==> flow/design.v <==
module lcd_ctrl(clk, reset, datain, cmd, cmd_valid, dataout, output_valid, busy);
input           clk;
input           reset;
input   [7:0]   datain;
input   [2:0]   cmd;
input           cmd_valid;
output reg [7:0]   dataout;
output reg         output_valid;
output reg         busy;
reg cur_state,next_state;  
reg [5:0] img_counter;     
reg [2:0] row,col;         
reg [2:0] row_t,col_t;         
reg [5:0] out_pos;          
reg [2:0] cmd_reg;         
reg [7:0] data_buff[35:0];  
localparam REFLASH     = 3'd0;
localparam LOAD_DATA   = 3'd1;
localparam SHIFT_RIGHT = 3'd2;
localparam SHIFT_LEFT  = 3'd3;
localparam SHIFT_UP    = 3'd4;
localparam SHIFT_DOWN  = 3'd5;
localparam WAIT_CMD = 1'b0;
localparam PROCESS  = 1'b1;
always @ ( posedge clk or posedge reset ) begin    
    if (reset)  
        cur_state <= WAIT_CMD;
    else
        cur_state <= next_state;
end 
always @ ( * ) begin     
    case ( cur_state )
        WAIT_CMD : begin
            if ( cmd_valid )
                next_state = PROCESS;
            else
                next_state = WAIT_CMD;
        end
        PROCESS : begin
            if ( ( cmd_reg == REFLASH ) && img_counter[5:3] == 3'd2 && img_counter[2:0] == 3'd2 )
                next_state = WAIT_CMD;
            else
                next_state = PROCESS;
        end
    endcase
end
always @ (*) begin   
    row_t = row + img_counter[5:3];
    col_t = col + img_counter[2:0];
    out_pos = row_t * 6'd6 + col_t;
end
always @ ( posedge clk or posedge reset ) begin   
    if (reset) begin
        row <= 3'd2;
        col <= 3'd2;
        dataout <= 8'd0;
        output_valid <= 1'd0;
        busy <= 1'd0;
        cmd_reg <= REFLASH;
        img_counter <= 6'd0;
    end
    else begin
        if ( cur_state == WAIT_CMD ) begin
            if ( cmd_valid ) begin
                cmd_reg <= cmd;
                busy <= 1'd1;
            end
            img_counter <= 6'd0;
            output_valid <= 1'd0;
        end
        else begin
            case ( cmd_reg )
                REFLASH : begin
                    dataout <= data_buff[out_pos];
                    if ( img_counter[2:0] == 3'd2 ) begin
                        img_counter[5:3] <= img_counter[5:3] + 1'd1;
                        img_counter[2:0] <= 3'd0;
                    end
                    else begin
                        img_counter <= img_counter + 6'd1;
                    end
                    if ( img_counter[5:3] == 3'd2 && img_counter[2:0] == 3'd2 ) begin
                        busy <= 1'd0;
                    end
                    output_valid <= 1'd1;
                end
                LOAD_DATA : begin
                    if (img_counter == 6'd35) begin
                        img_counter <= 6'd0;
                        cmd_reg <= REFLASH;
                    end
                    else
                        img_counter <= img_counter + 6'd1;
                    data_buff[img_counter] <= datain;
                    row <= 3'd2;
                    col <= 3'd2;
                end
                SHIFT_RIGHT : begin
                    if ( col != 3'd3 )
                        col <= col + 3'd1;
                    cmd_reg <= REFLASH;
                end
                SHIFT_LEFT : begin
                    if ( col != 3'd0 )
                        col <= col - 3'd1;
                    cmd_reg <= REFLASH;
                end
                SHIFT_UP : begin
                    if ( row != 3'd0 )
                        row <= row - 3'd1;
                    cmd_reg <= REFLASH;
                end
                default : begin  
                    if ( row != 3'd3 )
                        row <= row + 3'd1;
                    cmd_reg <= REFLASH;
                end
            endcase
        end
    end
end
endmodule
Reports on lcd_ctrl
Tool output for the design above, in the order of the flow.
Line numbers count from 1 in the design file above.
Operators carry their Yosys type and port widths (W data, S select, Z words).
Library cell names are shortened.
{ "inputs": {"design": "lcd_ctrl", "clk_port": "clk", "cell_library": "sky130hd", "corner": "tt_025C_1v80"} }

Word-level counts
Counts by Yosys on the flattened word-level netlist (proc, flatten, opt, wreduce). Print and check cells are left out. Cells with the same type and inputs are merged into one.
{ "classes": {"n_addsub": 9, "mul": 1, "eq_ne": 86, "mux": 28, "n_logic": 3, "n_reduce_logical": 53} }
{ "ops": {"columns": ["operator", "count"], "rows": [
  ["$pmux W8 S36", 1],
  ["$eq A6 B5 Y1 const B", 32],
  ["$reduce_and A4 Y1", 38],
  ["$eq A6 B4 Y1 const B", 16],
  ["$eq A6 B3 Y1 const B", 8],
  ["$eq A6 B6 Y1 const B", 8],
  ["$mux W3", 13],
  ["$eq A6 B2 Y1 const B", 4],
  ["$pmux W3 S3", 2],
  ["$pmux W3 S2", 3],
  ["$eq A3 B2 Y1 const B", 4],
  ["$reduce_bool A3 Y1", 4],
  ["$eq A6 B1 Y1 const B", 2],
  ["$logic_not A6 Y1", 2],
  ["$mul A3 B2 Y5 const B", 1],
  ["$add A3 B1 Y3 const B", 3],
  ["$ne A2 B2 Y1 const B", 4],
  ["$mux W1", 8],
  ["$sub A3 B1 Y3 const B", 2],
  ["$ne A3 B2 Y1 const B", 2],
  ["$add A3 B3 Y3", 2],
  ["$reduce_and A3 Y1", 2],
  ["$add A6 B1 Y6 const B", 1],
  ["$add A6 B3 Y6", 1],
  ["$ne A2 B1 Y1 const B", 2],
  ["$logic_and A1 B1 Y1", 3],
  ["$not A1 Y1", 3],
  ["$eq A3 B1 Y1 const B", 1]
]} }
Not listed: further kinds 8, cells in them 8.
{ "bits": {"regBits": 314, "input_bits": 14, "out_inout_bits": 10} }

Logic depth
Depth = most cells in a row (Yosys ltp): at word level without a register or memory, in the mapped netlist without a sequential cell, where the memories' decode and read muxes count.
{ "logic_depth": {"depth_word": 5, "abc_area": 0, "depth_mapped": 16, "ltp_nobuf": 15} }

Netlist
Yosys stat after the flow's synthesis: flattened, memories mapped to cells. It holds for the ABC_AREA given above (unset counts as 0); a run with the other value may have another netlist.
The area totals of this step are shown rounded.
{ "synth_totals": {"cell_count": 923, "mapped_area_um2": 13630, "seqArea_um2": 9301, "ffs": 314, "n_buf": 45} }
{ "by_type": {"columns": ["cell_type", "count"], "rows": [
  ["edfxtp_1", 288],
  ["dfrtp_1", 24],
  ["mux4_2", 25],
  ["nand2_1", 84],
  ["mux2_2", 20],
  ["nand3_1", 37],
  ["mux2i_1", 18],
  ["nor2_1", 45],
  ["ha_1", 13],
  ["o21ai_0", 27],
  ["clkbuf_1", 35],
  ["a22oi_1", 17],
  ["fa_1", 6],
  ["a21oi_1", 23],
  ["and3_1", 18],
  ["nand4_1", 17],
  ["nor3_1", 20],
  ["o21ai_1", 19]
]} }
Other cell types: 59; their cells: 187.

Path before layout
Source: OpenSTA report_checks on the synthesized netlist (no wires, ideal clock, input and output delay 20% of the period each), path of least setup slack; recovery checks are left aside. Register names are those of the netlist, which keeps one name where synthesis merged equal registers.
{ "synth_path": {"kind": "register to register", "from": "register row[1]", "to": "register dataout[1]", "clock_period_ns": 4.5, "launch_ns": 0.000, "arrival_ns": 3.997, "required_ns": 4.374, "setup_slack_ns": 0.377, "path_delay_ns": 4.123, "stages": 14, "n_path_buf": 1, "synth_period_reached_ns": 4.123} }
"path_delay_ns" = arrival - input delay + setup time.
"stages" counts driving pins, that of a launching flip-flop among them; a cell with two outputs on the path counts twice.
"synth_period_reached_ns" = period - worst setup slack (recovery checks aside). The figure is calculated, with input and output delays left at 20% of the set period.
Between the ends stands the longest chain of elaborated cells between them, by number of cells; it is not shown to be the way that was timed. Of several equally long chains one is given.
A line is the first line of the expression or statement that the cell stems from. Yosys adds cells for indexed reads and writes and turns some case tables into memories.
At most two assigning lines are given for a register; there are more.
{ "synth_between": {"path_cell_list": "dfstp_2 -> inv_1 -> fa_1 -> inv_1 -> ha_1 -> inv_1 -> fa_1 -> xor2_1 -> clkbuf_1 -> mux4_2 -> a32oi_1 -> nand4_4 -> nor4b_4 -> o21ai_1", "elab_chain_len": 5} }
{ "synth_rtl": {"columns": ["item", "line", "text"], "rows": [
  ["start, declared", 12, "reg [2:0] row,col;"],
  ["start, assigned", 110, "row <= row - 3'd1;"],
  ["start, assigned", 115, "row <= row + 3'd1;"],
  ["$add A3 B3 Y3", 48, "row_t = row + img_counter[5:3];"],
  ["$mul A3 B2 Y5", 50, "out_pos = row_t * 6'd6 + col_t;"],
  ["$add A6 B3 Y6", 50, null],
  ["$eq A6 B6 Y1", 74, "dataout <= data_buff[out_pos];"],
  ["$pmux W8 S36", 74, null],
  ["end, assigned", 56, "dataout <= 8'd0;"],
  ["end, assigned", 74, null],
  ["end, declared", 7, "output reg [7:0]   dataout;"]
]} }

Path in the finished layout
Path of least setup slack in the final report of job 1 (OpenROAD, finished layout, wires in). Where an end is a register, its clock arrival counts in the times.
{ "layout_path": {"kind": "register to register", "from": "register img_counter[3]", "to": "register dataout[0]", "clock_period_ns": 5.68, "launch_ns": 0.54, "arrival_ns": 5.56, "required_ns": 6.10, "setup_slack_ns": 0.54, "stages": 17, "n_path_buf": 1} }
Between the ends stands the longest chain of elaborated cells between them, by number of cells; it is not shown to be the way that was timed. Of several equally long chains one is given.
At most two assigning lines are given for a register; there are more.
{ "layout_between": {"path_cell_list": "dfrtp_1 -> ha_1 -> inv_1 -> fa_1 -> inv_1 -> ha_1 -> inv_1 -> fa_1 -> xor2_4 -> buf_12 -> mux2_2 -> nand3_1 -> a311oi_1 -> a311oi_1 -> nand4_1 -> a211o_1 -> a31o_1", "elab_chain_len": 5} }
{ "layout_rtl": {"columns": ["item", "line", "text"], "rows": [
  ["start, declared", 11, "reg [5:0] img_counter;"],
  ["start, assigned", 76, "img_counter[5:3] <= img_counter[5:3] + 1'd1;"],
  ["start, assigned", 80, "img_counter <= img_counter + 6'd1;"],
  ["$add A3 B3 Y3", 48, "row_t = row + img_counter[5:3];"],
  ["$mul A3 B2 Y5", 50, "out_pos = row_t * 6'd6 + col_t;"],
  ["$add A6 B3 Y6", 50, null],
  ["$eq A6 B6 Y1", 74, "dataout <= data_buff[out_pos];"],
  ["$pmux W8 S36", 74, null],
  ["end, assigned", 56, "dataout <= 8'd0;"],
  ["end, assigned", 74, null],
  ["end, declared", 7, "output reg [7:0]   dataout;"]
]} }

# Flow runs of lcd_ctrl

Measured data: module lcd_ctrl, platform sky130hd, 4 stored runs of the flow under differing settings, order arbitrary. Input and output delays are each 20% of the period that was set; the output load is 0.01 pF.
"achievedPeriod_ns": clock period set for the run, less the worst setup slack. It is reckoned from that one timing run; input and output delays stay at 20% of the period that was set.
By "critical_path_time_ns" is meant the share of the clock period that the worst setup path is allowed (20% is reserved at inputs, 20% at outputs), minus its slack. Clock arrival times at its registers enter into it.
Results are given in rounded form.

Job 1
==> flow/run.sh <==
#!/bin/bash
# the make line also repeats the synthesis and layout settings of config.mk as NAME=value (left out here)
make -C /OpenROAD-flow-scripts/flow DESIGN_CONFIG=/design/flow/config.mk WORK_HOME=/design/flow/orfs CLKGATE_MAP_FILE= finish
==> flow/config.mk <==
export PLATFORM = sky130hd
export DESIGN_NAME = lcd_ctrl
export DESIGN_NICKNAME = lcd_ctrl
export VERILOG_FILES = /design/flow/design.v
export SDC_FILE = /design/flow/constraint.sdc
export NUM_CORES = 4
export LEC_CHECK = 0
export CAP_MARGIN = 20
export CORE_MARGIN = 2
export CORE_UTILIZATION = 32
export CTS_CLUSTER_DIAMETER = 76
export CTS_CLUSTER_SIZE = 82
export HOLD_SLACK_MARGIN = 0.05
export MIN_ROUTING_LAYER = met1
export PLACE_DENSITY_LB_ADDON = 0.23
export SLEW_MARGIN = 20
==> flow/constraint.sdc <==
create_clock -name core_clock -period 5.68 [get_ports {clk}]
set_input_delay 1.1360 -clock core_clock [delete_from_list [all_inputs] [get_ports {clk}]]
set_output_delay 1.1360 -clock core_clock [all_outputs]
set_load 0.01 [all_outputs]

==> results of job 1, as JSON <==
{
  "achievedPeriod_ns": 5.142,
  "hold_worst_slack_ns": 0.505,
  "setup_worst_slack_ns": 0.538,
  "dieArea_um2": 44270,
  "synthArea_um2": 13630,
  "critical_path_time_ns": 5.14,
  "timing.worst_path_kind": "register to register",
  "finalCellArea_um2": 15330
}

Job 2
==> flow/run.sh <==
#!/bin/bash
# the make line also repeats the synthesis and layout settings of config.mk as NAME=value (left out here)
make -C /OpenROAD-flow-scripts/flow DESIGN_CONFIG=/design/flow/config.mk WORK_HOME=/design/flow/orfs CLKGATE_MAP_FILE= finish
==> flow/config.mk <==
export PLATFORM = sky130hd
export DESIGN_NAME = lcd_ctrl
export DESIGN_NICKNAME = lcd_ctrl
export VERILOG_FILES = /design/flow/design.v
export SDC_FILE = /design/flow/constraint.sdc
export NUM_CORES = 4
export LEC_CHECK = 0
export CAP_MARGIN = 20
export CORE_MARGIN = 2
export CORE_UTILIZATION = 40
export SETUP_SLACK_MARGIN = -0.27
export SLEW_MARGIN = 20
==> flow/constraint.sdc <==
create_clock -name core_clock -period 4.46 [get_ports {clk}]
set_input_delay 0.8920 -clock core_clock [delete_from_list [all_inputs] [get_ports {clk}]]
set_output_delay 0.8920 -clock core_clock [all_outputs]
set_load 0.01 [all_outputs]

==> results of job 2, as JSON <==
{
  "hold_worst_slack_ns": 0.489,
  "dieArea_um2": 35580,
  "setup_worst_slack_ns": -0.099,
  "finalCellArea_um2": 15750,
  "critical_path_time_ns": 4.56,
  "timing.worst_path_kind": "register to register",
  "synthArea_um2": 13630,
  "achievedPeriod_ns": 4.559
}

Job 3
==> flow/run.sh <==
#!/bin/bash
# the make line also repeats the synthesis and layout settings of config.mk as NAME=value (left out here)
make -C /OpenROAD-flow-scripts/flow DESIGN_CONFIG=/design/flow/config.mk WORK_HOME=/design/flow/orfs CLKGATE_MAP_FILE= finish
==> flow/config.mk <==
export PLATFORM = sky130hd
export DESIGN_NAME = lcd_ctrl
export DESIGN_NICKNAME = lcd_ctrl
export VERILOG_FILES = /design/flow/design.v
export SDC_FILE = /design/flow/constraint.sdc
export NUM_CORES = 4
export LEC_CHECK = 0
export ABC_AREA = 1
export CAP_MARGIN = 30
export CELL_PAD_IN_SITES_DETAIL_PLACEMENT = 2
export CORE_MARGIN = 2
export CORE_UTILIZATION = 51
export CTS_CLUSTER_DIAMETER = 81
export CTS_CLUSTER_SIZE = 38
export GPL_ROUTABILITY_DRIVEN = 1
export HOLD_SLACK_MARGIN = 0.2
export MAX_ROUTING_LAYER = met4
export PLACE_DENSITY_LB_ADDON = 0.07
export SETUP_SLACK_MARGIN = 0.66
export SLEW_MARGIN = 10
export TNS_END_PERCENT = 10
==> flow/constraint.sdc <==
create_clock -name core_clock -period 4.5 [get_ports {clk}]
set_input_delay 0.9000 -clock core_clock [delete_from_list [all_inputs] [get_ports {clk}]]
set_output_delay 0.9000 -clock core_clock [all_outputs]
set_load 0.01 [all_outputs]

==> results of job 3, as JSON <==
{
  "outcome": "not finished: clock tree synthesis ended with error DPL-0033"
}

Job 4
==> flow/run.sh <==
#!/bin/bash
# the make line also repeats the synthesis and layout settings of config.mk as NAME=value (left out here)
make -C /OpenROAD-flow-scripts/flow DESIGN_CONFIG=/design/flow/config.mk WORK_HOME=/design/flow/orfs CLKGATE_MAP_FILE= finish
==> flow/config.mk <==
export PLATFORM = sky130hd
export DESIGN_NAME = lcd_ctrl
export DESIGN_NICKNAME = lcd_ctrl
export VERILOG_FILES = /design/flow/design.v
export SDC_FILE = /design/flow/constraint.sdc
export NUM_CORES = 4
export LEC_CHECK = 0
export CAP_MARGIN = 10
export CELL_PAD_IN_SITES_GLOBAL_PLACEMENT = 2
export CORE_ASPECT_RATIO = 0.6
export CORE_MARGIN = 2
export CORE_UTILIZATION = 28
export CTS_CLUSTER_DIAMETER = 49
export GPL_TIMING_DRIVEN = 1
export PLACE_DENSITY_LB_ADDON = 0.01
export SETUP_SLACK_MARGIN = 0.43
export SLEW_MARGIN = 20
==> flow/constraint.sdc <==
create_clock -name core_clock -period 5.24 [get_ports {clk}]
set_input_delay 1.0480 -clock core_clock [delete_from_list [all_inputs] [get_ports {clk}]]
set_output_delay 1.0480 -clock core_clock [all_outputs]
set_load 0.01 [all_outputs]

==> results of job 4, as JSON <==
{
  "synthArea_um2": 13630,
  "critical_path_time_ns": 4.66,
  "timing.worst_path_kind": "register to register",
  "setup_worst_slack_ns": 0.580,
  "hold_worst_slack_ns": 0.507,
  "achievedPeriod_ns": 4.660,
  "dieArea_um2": 50530,
  "finalCellArea_um2": 16100
}
